==> flow/design.v <==
`default_nettype none
module cordic
( input  var [15:0] i_qph  
, output var [15:0] o_sin  
);
logic [15:0] i_x;
logic [15:0] i_y;
always_comb i_x = i_qph[15] ? 16'h0000 : 16'hDBD9;
always_comb i_y = i_qph[15] ? 16'hDBD9 : 16'h0000;
logic [22:0] cordic_angle [0:18];
always_comb cordic_angle[ 0] = 23'h25C80A;  
always_comb cordic_angle[ 1] = 23'h13F670;  
always_comb cordic_angle[ 2] = 23'h0A2223;  
always_comb cordic_angle[ 3] = 23'h05161A;  
always_comb cordic_angle[ 4] = 23'h028BAF;  
always_comb cordic_angle[ 5] = 23'h0145EC;  
always_comb cordic_angle[ 6] = 23'h00A2F8;  
always_comb cordic_angle[ 7] = 23'h00517C;  
always_comb cordic_angle[ 8] = 23'h0028BE;  
always_comb cordic_angle[ 9] = 23'h00145F;  
always_comb cordic_angle[10] = 23'h000A2F;  
always_comb cordic_angle[11] = 23'h000517;  
always_comb cordic_angle[12] = 23'h00028B;  
always_comb cordic_angle[13] = 23'h000145;  
always_comb cordic_angle[14] = 23'h0000A2;  
always_comb cordic_angle[15] = 23'h000051;  
always_comb cordic_angle[16] = 23'h000028;  
always_comb cordic_angle[17] = 23'h000014;  
always_comb cordic_angle[18] = 23'h00000A;  
/*verilator lint_off UNOPTFLAT*/
logic [18:0] x [0:19];
logic [18:0] y [0:19];
logic [22:0] p [0:19];
/*verilator lint_on UNOPTFLAT*/
always_comb x[0] = {1'b0, i_x, {2{1'b0}}};
always_comb y[0] = {1'b0, i_y, {2{1'b0}}};
always_comb p[0] = {i_qph, {7{1'b0}}};
/*verilator lint_off ALWCOMBORDER*/
for (genvar i = 0; i < 19; i = i + 1) begin: l_cordic_steps
  always_comb
    if (p[i][22]) begin
      x[i+1] = x[i] + (y[i] >>> (i+1));
      y[i+1] = y[i] - (x[i] >>> (i+1));
      p[i+1] = p[i] + cordic_angle[i];
    end else begin
      x[i+1] = x[i] - (y[i] >>> (i+1));
      y[i+1] = y[i] + (x[i] >>> (i+1));
      p[i+1] = p[i] - cordic_angle[i];
    end
end
/*verilator lint_on ALWCOMBORDER*/
always_comb
  if (i_qph > 16'd65508)   o_sin = 16'hFFFE;
  else if (i_qph < 16'd32) o_sin = i_qph + (i_qph >> 1);
  else                     o_sin = y[19][17:2];
endmodule
`default_nettype none
module saw2sin
( input  var        i_clk
, input  var [15:0] i_saw
, output var [15:0] o_sin
);
logic invert;
always_comb invert = i_saw[15];
logic reverse;
always_comb reverse = i_saw[14];
logic [15:0] qsaw;
always_comb qsaw = reverse
  ? {~i_saw[13:0], 2'b11}  
  : {i_saw[13:0], 2'b01};  
logic [15:0] qsin;
cordic cordic
( .i_qph (qsaw)
, .o_sin (qsin)
);
logic [16:0] sin;
always_ff @(posedge i_clk) sin <= reverse
  ? (invert ? ~{1'b1, qsin[15:0]}           
            : {1'b1, qsin[15:0]} + 17'd1)   
  : (invert ? ~{1'b1, qsin[15:0]} + 17'd2   
            : {1'b1, qsin[15:0]} + 17'd0);  
always_comb o_sin = sin[16:1];
endmodule
# Reports on saw2sin
# Each step is given for the RTL above and for the edited RTL.
# Lines under "before" count in the file above, lines under "after" in the edited file.
# "change": "after" minus "before" as printed here.
# Operators carry their Yosys type and port widths (W data, S select, Z words).
# Library cell names are shortened.
# The mark - stands for no value.
[inputs]
top_module = "saw2sin"
clk_port = "i_clk"
library = "sky130hd"
corner = "tt_025C_1v80"

# Diff
# The edit as a unified diff against the file above.
# This change comes from a script, not from a designer. The edited design behaves differently; no optimisation was intended.
# begin of diff
@@ -4,5 +4,5 @@
 , output var [15:0] o_sin  
 );
-logic [15:0] i_x;
+logic [14:0] i_x;
 logic [15:0] i_y;
 always_comb i_x = i_qph[15] ? 16'h0000 : 16'hDBD9;
# end of diff

# Word level
# Yosys after proc, flatten, opt, wreduce and memory -nomap, before mapping. Enables and synchronous resets that opt folds into registers are not counted as muxes. Print and check cells are not counted. Equal cells are merged and count once.
[bits]
columns = ["element", "before", "after", "change"]
rows = [
  ["ramBits", 0, 0, 0],
  ["ff_bits", 17, 17, 0],
  ["memories", 0, 0, 0],
  ["word_cells", 172, 172, 0],
  ["clocked_rd_ports_x_width", 0, 0, 0],
  ["mem_bits_ro", 0, 0, 0],
  ["latch_bits", 0, 0, 0],
]
[op_classes]
columns = ["element", "before", "after", "change"]
rows = [
  ["bitwise", 2, 2, 0],
  ["equal", 0, 0, 0],
  ["n_cmp", 2, 2, 0],
  ["add_sub_neg", 107, 107, 0],
  ["multipliers", 0, 0, 0],
  ["n_shift", 0, 0, 0],
  ["n_mux", 60, 60, 0],
  ["n_div", 0, 0, 0],
  ["n_reduce_logical", 0, 0, 0],
]
[op_table]
columns = ["operator", "before", "after", "change"]
rows = [
  ["$add A18 B17 Y19", 2, 0, -2],
  ["$sub A18 B17 Y19", 2, 0, -2],
  ["$mux W16", 5, 4, -1],
  ["$add A17 B17 Y18", 0, 1, 1],
  ["$add A18 B16 Y19", 0, 1, 1],
  ["$mux W15", 0, 1, 1],
  ["$sub A17 B17 Y18", 0, 1, 1],
  ["$sub A18 B16 Y19", 0, 1, 1],
]
# Unchanged operator kinds not shown: 81.

# Logic depth
# Longest topological path by Yosys (ltp), each cell counted once; first at word level (registers and memories cut), then after technology mapping (sequential cells cut; the memories' decode and read muxes count).
[logic_depth]
columns = ["element", "before", "after", "change"]
rows = [
  ["word_depth", 45, 45, 0],
  ["abc_area", "0", "0", "-"],
  ["depth_mapped", 347, 344, -3],
]

# Synthesis result
# Source: synth_stat.txt of the flow (Yosys; design flattened, memories mapped). It holds for the ABC_AREA given above (unset counts as 0); a run with the other value may have another netlist.
[mapped]
columns = ["element", "before", "after", "change"]
rows = [
  ["mapped_cells", 6061, 5923, -138],
  ["yosys_area_um2", 44136.1, 43516.7, -619.4],
  ["n_buf", 104, 84, -20],
  ["ffs", 16, 16, 0],
  ["seq_area_um2", 320.3, 320.3, 0.0],
]
[types]
columns = ["type", "before", "after", "change"]
rows = [
  ["xnor2_1", 624, 556, -68],
  ["inv_1", 577, 524, -53],
  ["nand2_1", 291, 258, -33],
  ["o21ai_0", 346, 317, -29],
  ["xor2_1", 287, 316, 29],
  ["a21o_1", 262, 290, 28],
  ["o21a_1", 61, 81, 20],
  ["nor2_1", 473, 492, 19],
  ["and2_1", 38, 19, -19],
  ["a21boi_0", 53, 71, 18],
  ["buf_4", 17, 1, -16],
  ["o21bai_1", 281, 268, -13],
  ["a31oi_1", 69, 56, -13],
  ["or3_1", 36, 48, 12],
  ["nand4_1", 33, 26, -7],
  ["o211a_1", 11, 4, -7],
  ["buf_6", 8, 1, -7],
  ["o41ai_1", 8, 15, 7],
]
# Unchanged cell types not shown: 26.
# Not every row of either side is listed.
# By module: a second synthesis without flattening, with its own total; a netlist apart from the flattened one above.
[unflattened]
columns = ["element", "before", "after", "change"]
rows = [
  ["hier_cells", 5877, 5881, 4],
  ["area_unflattened_um2", 43013.8, 43065.1, 51.3],
]
# Rows give one instance, submodules left out.
[by_module_before]
columns = ["module", "mod_seq_area_um2", "cells", "instances", "mod_area_um2"]
rows = [
  ["cordic", 0.0, 5755, 1, 41916.5],
  ["saw2sin", 320.3, 122, 1, 1097.3],
]
[by_module_after]
columns = ["module", "mod_seq_area_um2", "cells", "instances", "mod_area_um2"]
rows = [
  ["cordic", 0.0, 5759, 1, 41967.8],
  ["saw2sin", 320.3, 122, 1, 1097.3],
]

# Worst setup path after synthesis
# Source: OpenSTA report_checks on the synthesized netlist (no wires, ideal clock, input and output delay 20% of the period each), path of least setup slack; recovery checks are left aside. Register names are those of the netlist, which keeps one name where synthesis merged equal registers.
[synth_path]
columns = ["element", "before", "after", "change"]
rows = [
  ["kind", "in2reg", "in2reg", "-"],
  ["from", "in i_saw[13]", "in i_saw[14]", "-"],
  ["to", "reg sin[16]", "reg sin[13]", "-"],
  ["path_delay_ns", 59.248, 60.883, 1.635],
  ["tclk_ns", 70.0, 70.0, 0.0],
  ["setup_time_ns", 0.059, 0.072, 0.013],
  ["slack_ns", -3.248, -4.883, -1.635],
  ["input_delay_ns", 14.000, 14.000, 0.000],
  ["arrival_ns", 73.189, 74.811, 1.622],
  ["launch_ns", 14.000, 14.000, 0.000],
  ["driving_pins", 336, 333, -3],
  ["synth_period_reached_ns", 73.248, 74.883, 1.635],
]
# "path_delay_ns" = arrival - input delay + setup time.
# "driving_pins": output pins that drive a net of the path, with the launching flip-flop's if there is one; two outputs of one cell count as two.
# "synth_period_reached_ns" = period - worst setup slack (recovery checks aside). The figure is calculated, with input and output delays left at 20% of the set period.
# The rows between start and end are the longest chain of elaborated cells between them; the timing report does not say that the signal goes this way. Where chains are equally long, one stands for them.
# A line is the first line of the expression or statement that the cell stems from. Yosys adds cells for indexed reads and writes and turns some case tables into memories.
[synth_between_before]
path_cell_list = "buf_4 -> xnor2_2 -> buf_4 -> clkbuf_1 -> inv_1 -> ha_1 -> buf_1 -> nand3_1 -> nor4_1 -> mux2i_1 -> and2_1 -> nand2_2 -> clkinv_2 -> ha_1 -> nand4_1 -> or3_4 -> a2bb2oi_4 -> nand2_4 -> [... 300 more ...] -> a21oi_1 -> nor2b_1 -> o21ai_0 -> ha_1 -> clkbuf_1 -> a21oi_1 -> nor2b_1 -> a2111oi_0 -> nor2_1 -> nor2_1 -> nor2b_1 -> a31oi_1 -> inv_1 -> or4_1 -> a311oi_2 -> and3b_1 -> a41oi_1 -> and2_1"
elab_chain_cells = 45
[synth_lines_before]
columns = ["element", "line_no", "text"]
rows = [
  ["start, declared", 60, ", input  var [15:0] i_saw"],
  ["$not A14 Y14", 69, "? {~i_saw[13:0], 2'b11}"],
  ["$mux W16", 68, "always_comb qsaw = reverse"],
  ["$mux W16", 8, "always_comb i_x = i_qph[15] ? 16'h0000 : 16'hDBD9;"],
  ["$sub A18 B17 Y19", 46, "x[i+1] = x[i] - (y[i] >>> (i+1));"],
  ["$mux W19", 41, "if (p[i][22]) begin"],
  ["$add A19 B17 Y19", 47, "y[i+1] = y[i] + (x[i] >>> (i+1));"],
  ["$mux W19", 41, ""],
  ["[... 31 more ...]", "-", ""],
  ["$mux W18", 41, ""],
  ["$mux W16", 54, "else if (i_qph < 16'd32) o_sin = i_qph + (i_qph >> 1);"],
  ["$mux W16", 53, "if (i_qph > 16'd65508)   o_sin = 16'hFFFE;"],
  ["$not A17 Y17", 80, ": (invert ? ~{1'b1, qsin[15:0]} + 17'd2"],
  ["$add A17 B2 Y17", 80, ""],
  ["$mux W17", 80, ""],
  ["$mux W17", 77, "always_ff @(posedge i_clk) sin <= reverse"],
  ["end, assigned", 77, ""],
  ["end, declared", 76, "logic [16:0] sin;"],
]
[synth_between_after]
path_cell_list = "clkbuf_1 -> clkbuf_1 -> buf_1 -> buf_1 -> xor2_1 -> ha_1 -> o211a_1 -> a21oi_1 -> a211oi_1 -> or3_1 -> buf_4 -> inv_2 -> buf_2 -> ha_1 -> buf_2 -> nand4_1 -> or3_1 -> a2bb2oi_4 -> [... 297 more ...] -> nand2b_1 -> a21oi_1 -> nor2b_1 -> o21ai_0 -> ha_1 -> nor2_1 -> nor2b_1 -> o21ai_1 -> a211o_1 -> nor2_1 -> a211o_1 -> xor2_1 -> a211oi_1 -> nand3b_1 -> nand3b_1 -> o41a_1 -> a31oi_1 -> xor2_1"
elab_chain_cells = 44
[synth_lines_after]
columns = ["element", "line_no", "text"]
rows = [
  ["start, declared", 60, ", input  var [15:0] i_saw"],
  ["$mux W16", 68, "always_comb qsaw = reverse"],
  ["$mux W15", 8, "always_comb i_x = i_qph[15] ? 16'h0000 : 16'hDBD9;"],
  ["$sub A17 B17 Y18", 46, "x[i+1] = x[i] - (y[i] >>> (i+1));"],
  ["$mux W19", 41, "if (p[i][22]) begin"],
  ["$add A19 B17 Y19", 47, "y[i+1] = y[i] + (x[i] >>> (i+1));"],
  ["$mux W19", 41, ""],
  ["$add A19 B16 Y19", 47, ""],
  ["[... 30 more ...]", "-", ""],
  ["$mux W18", 41, ""],
  ["$mux W16", 54, "else if (i_qph < 16'd32) o_sin = i_qph + (i_qph >> 1);"],
  ["$mux W16", 53, "if (i_qph > 16'd65508)   o_sin = 16'hFFFE;"],
  ["$not A17 Y17", 80, ": (invert ? ~{1'b1, qsin[15:0]} + 17'd2"],
  ["$add A17 B2 Y17", 80, ""],
  ["$mux W17", 80, ""],
  ["$mux W17", 77, "always_ff @(posedge i_clk) sin <= reverse"],
  ["end, assigned", 77, ""],
  ["end, declared", 76, "logic [16:0] sin;"],
]

# Path in the finished layout
# From the final timing report of the runs of pair A: the path of least setup slack in the routed layout; clock arrival at registers is part of the times.
[layout_path]
columns = ["element", "before", "after", "change"]
rows = [
  ["kind", "in2reg", "in2reg", "-"],
  ["from", "in i_saw[6]", "in i_saw[13]", "-"],
  ["to", "reg sin[15]", "reg sin[12]", "-"],
  ["setup_time_ns", 0.07, 0.13, 0.06],
  ["launch_ns", 14.00, 14.00, 0.00],
  ["input_delay_ns", 14.00, 14.00, 0.00],
  ["slack_ns", 3.40, 3.19, -0.21],
  ["tclk_ns", 70.0, 70.0, 0.0],
  ["arrival_ns", 66.77, 66.92, 0.15],
  ["driving_pins", 293, 274, -19],
]
# The rows between start and end are the longest chain of elaborated cells between them; the timing report does not say that the signal goes this way. Where chains are equally long, one stands for them.
[layout_between_before]
path_cell_list = "clkdlybuf4s50_1 -> xor2_2 -> ha_2 -> a211o_1 -> a31oi_2 -> o22a_2 -> nand2_8 -> buf_4 -> ha_1 -> o21a_1 -> nor2_1 -> nor2_1 -> o21ai_0 -> nand2b_1 -> a21oi_2 -> o21bai_1 -> a21oi_1 -> nor2b_1 -> [... 257 more ...] -> xnor2_2 -> o21ai_4 -> buf_12 -> ha_1 -> or2_2 -> a21oi_2 -> nand2b_1 -> nor2_1 -> nor2_2 -> nor2b_1 -> a31oi_2 -> inv_1 -> or4_4 -> a311oi_1 -> o2111a_1 -> a41oi_1 -> a31oi_1 -> xnor2_1"
elab_chain_cells = 43
[layout_lines_before]
columns = ["element", "line_no", "text"]
rows = [
  ["start, declared", 60, ", input  var [15:0] i_saw"],
  ["$not A14 Y14", 69, "? {~i_saw[13:0], 2'b11}"],
  ["$mux W16", 68, "always_comb qsaw = reverse"],
  ["$sub A23 B22 Y23", 48, "p[i+1] = p[i] - cordic_angle[i];"],
  ["$mux W23", 41, "if (p[i][22]) begin"],
  ["$mux W19", 41, ""],
  ["$add A19 B16 Y19", 47, "y[i+1] = y[i] + (x[i] >>> (i+1));"],
  ["$mux W19", 41, ""],
  ["[... 29 more ...]", "-", ""],
  ["$mux W18", 41, ""],
  ["$mux W16", 54, "else if (i_qph < 16'd32) o_sin = i_qph + (i_qph >> 1);"],
  ["$mux W16", 53, "if (i_qph > 16'd65508)   o_sin = 16'hFFFE;"],
  ["$not A17 Y17", 80, ": (invert ? ~{1'b1, qsin[15:0]} + 17'd2"],
  ["$add A17 B2 Y17", 80, ""],
  ["$mux W17", 80, ""],
  ["$mux W17", 77, "always_ff @(posedge i_clk) sin <= reverse"],
  ["end, assigned", 77, ""],
  ["end, declared", 76, "logic [16:0] sin;"],
]
[layout_between_after]
path_cell_list = "clkdlybuf4s50_1 -> xor2_4 -> buf_4 -> ha_1 -> buf_4 -> inv_1 -> nor2_1 -> o21ai_0 -> nand2b_1 -> a21o_1 -> a21o_1 -> a21o_1 -> a21oi_1 -> xnor2_1 -> ha_1 -> buf_4 -> and4_1 -> a211oi_2 -> [... 238 more ...] -> a211o_1 -> o211ai_1 -> xor2_1 -> o21ai_4 -> buf_4 -> ha_1 -> nor3_4 -> nand2_1 -> nor2b_1 -> mux2i_1 -> a211o_1 -> a2111o_1 -> a31o_1 -> o21ai_2 -> and3_1 -> a31o_2 -> a21oi_1 -> xnor2_1"
elab_chain_cells = 45
[layout_lines_after]
columns = ["element", "line_no", "text"]
rows = [
  ["start, declared", 60, ", input  var [15:0] i_saw"],
  ["$not A14 Y14", 69, "? {~i_saw[13:0], 2'b11}"],
  ["$mux W16", 68, "always_comb qsaw = reverse"],
  ["$mux W15", 8, "always_comb i_x = i_qph[15] ? 16'h0000 : 16'hDBD9;"],
  ["$sub A17 B17 Y18", 46, "x[i+1] = x[i] - (y[i] >>> (i+1));"],
  ["$mux W19", 41, "if (p[i][22]) begin"],
  ["$add A19 B17 Y19", 47, "y[i+1] = y[i] + (x[i] >>> (i+1));"],
  ["$mux W19", 41, ""],
  ["[... 31 more ...]", "-", ""],
  ["$mux W18", 41, ""],
  ["$mux W16", 54, "else if (i_qph < 16'd32) o_sin = i_qph + (i_qph >> 1);"],
  ["$mux W16", 53, "if (i_qph > 16'd65508)   o_sin = 16'hFFFE;"],
  ["$not A17 Y17", 80, ": (invert ? ~{1'b1, qsin[15:0]} + 17'd2"],
  ["$add A17 B2 Y17", 80, ""],
  ["$mux W17", 80, ""],
  ["$mux W17", 77, "always_ff @(posedge i_clk) sin <= reverse"],
  ["end, assigned", 77, ""],
  ["end, declared", 76, "logic [16:0] sin;"],
]

# Layout results
# Both versions went through the flow (Yosys, OpenROAD) with the same settings in each pair. Constraints: input delay and output delay 20% of the set period each, output load 0.01 pF.
[flow_settings_pair_A]
CORE_UTILIZATION = 40
period_ns = 70.0
CAP_MARGIN = 20
CORE_MARGIN = 2
SLEW_MARGIN = 20
[measured_pair_A]
columns = ["element", "before", "after", "change"]
rows = [
  ["dieArea_um2", 113014.0, 111446.0, -1568.0],
  ["achieved_period_ns", 66.597, 66.814, 0.217],
  ["finish.stdcell_area_um2", 49348.6, 49057.0, -291.6],
  ["ws_setup_ns", 3.403, 3.186, -0.217],
  ["synthesis_area_um2", 44136.1, 43516.7, -619.4],
  ["final_hold_ws_ns", 14.339, 14.449, 0.110],
  ["timing.setup.tns_ns", 0.000, 0.000, 0.000],
]
[flow_settings_pair_B]
ABC_AREA = 1
CAP_MARGIN = 5
CORE_UTILIZATION = 42
CTS_CLUSTER_DIAMETER = 391
GPL_TIMING_DRIVEN = 0
PLACE_DENSITY = 0.74
TNS_END_PERCENT = 30
period_ns = 85.9
CORE_MARGIN = 2
SLEW_MARGIN = 20
[measured_pair_B]
columns = ["element", "before", "after", "change"]
rows = [
  ["dieArea_um2", 108389.0, 108310.0, -79.0],
  ["achieved_period_ns", 75.446, 74.338, -1.108],
  ["finish.stdcell_area_um2", 46580.9, 46558.4, -22.5],
  ["ws_setup_ns", 10.454, 11.562, 1.108],
  ["synthesis_area_um2", 44423.9, 44391.3, -32.6],
  ["final_hold_ws_ns", 17.382, 17.883, 0.501],
  ["timing.setup.tns_ns", 0.000, 0.000, 0.000],
]
# "achieved_period_ns" is the run's clock period less its worst setup slack. It is reckoned from that one timing run; input and output delays stay at 20% of the period that was set.
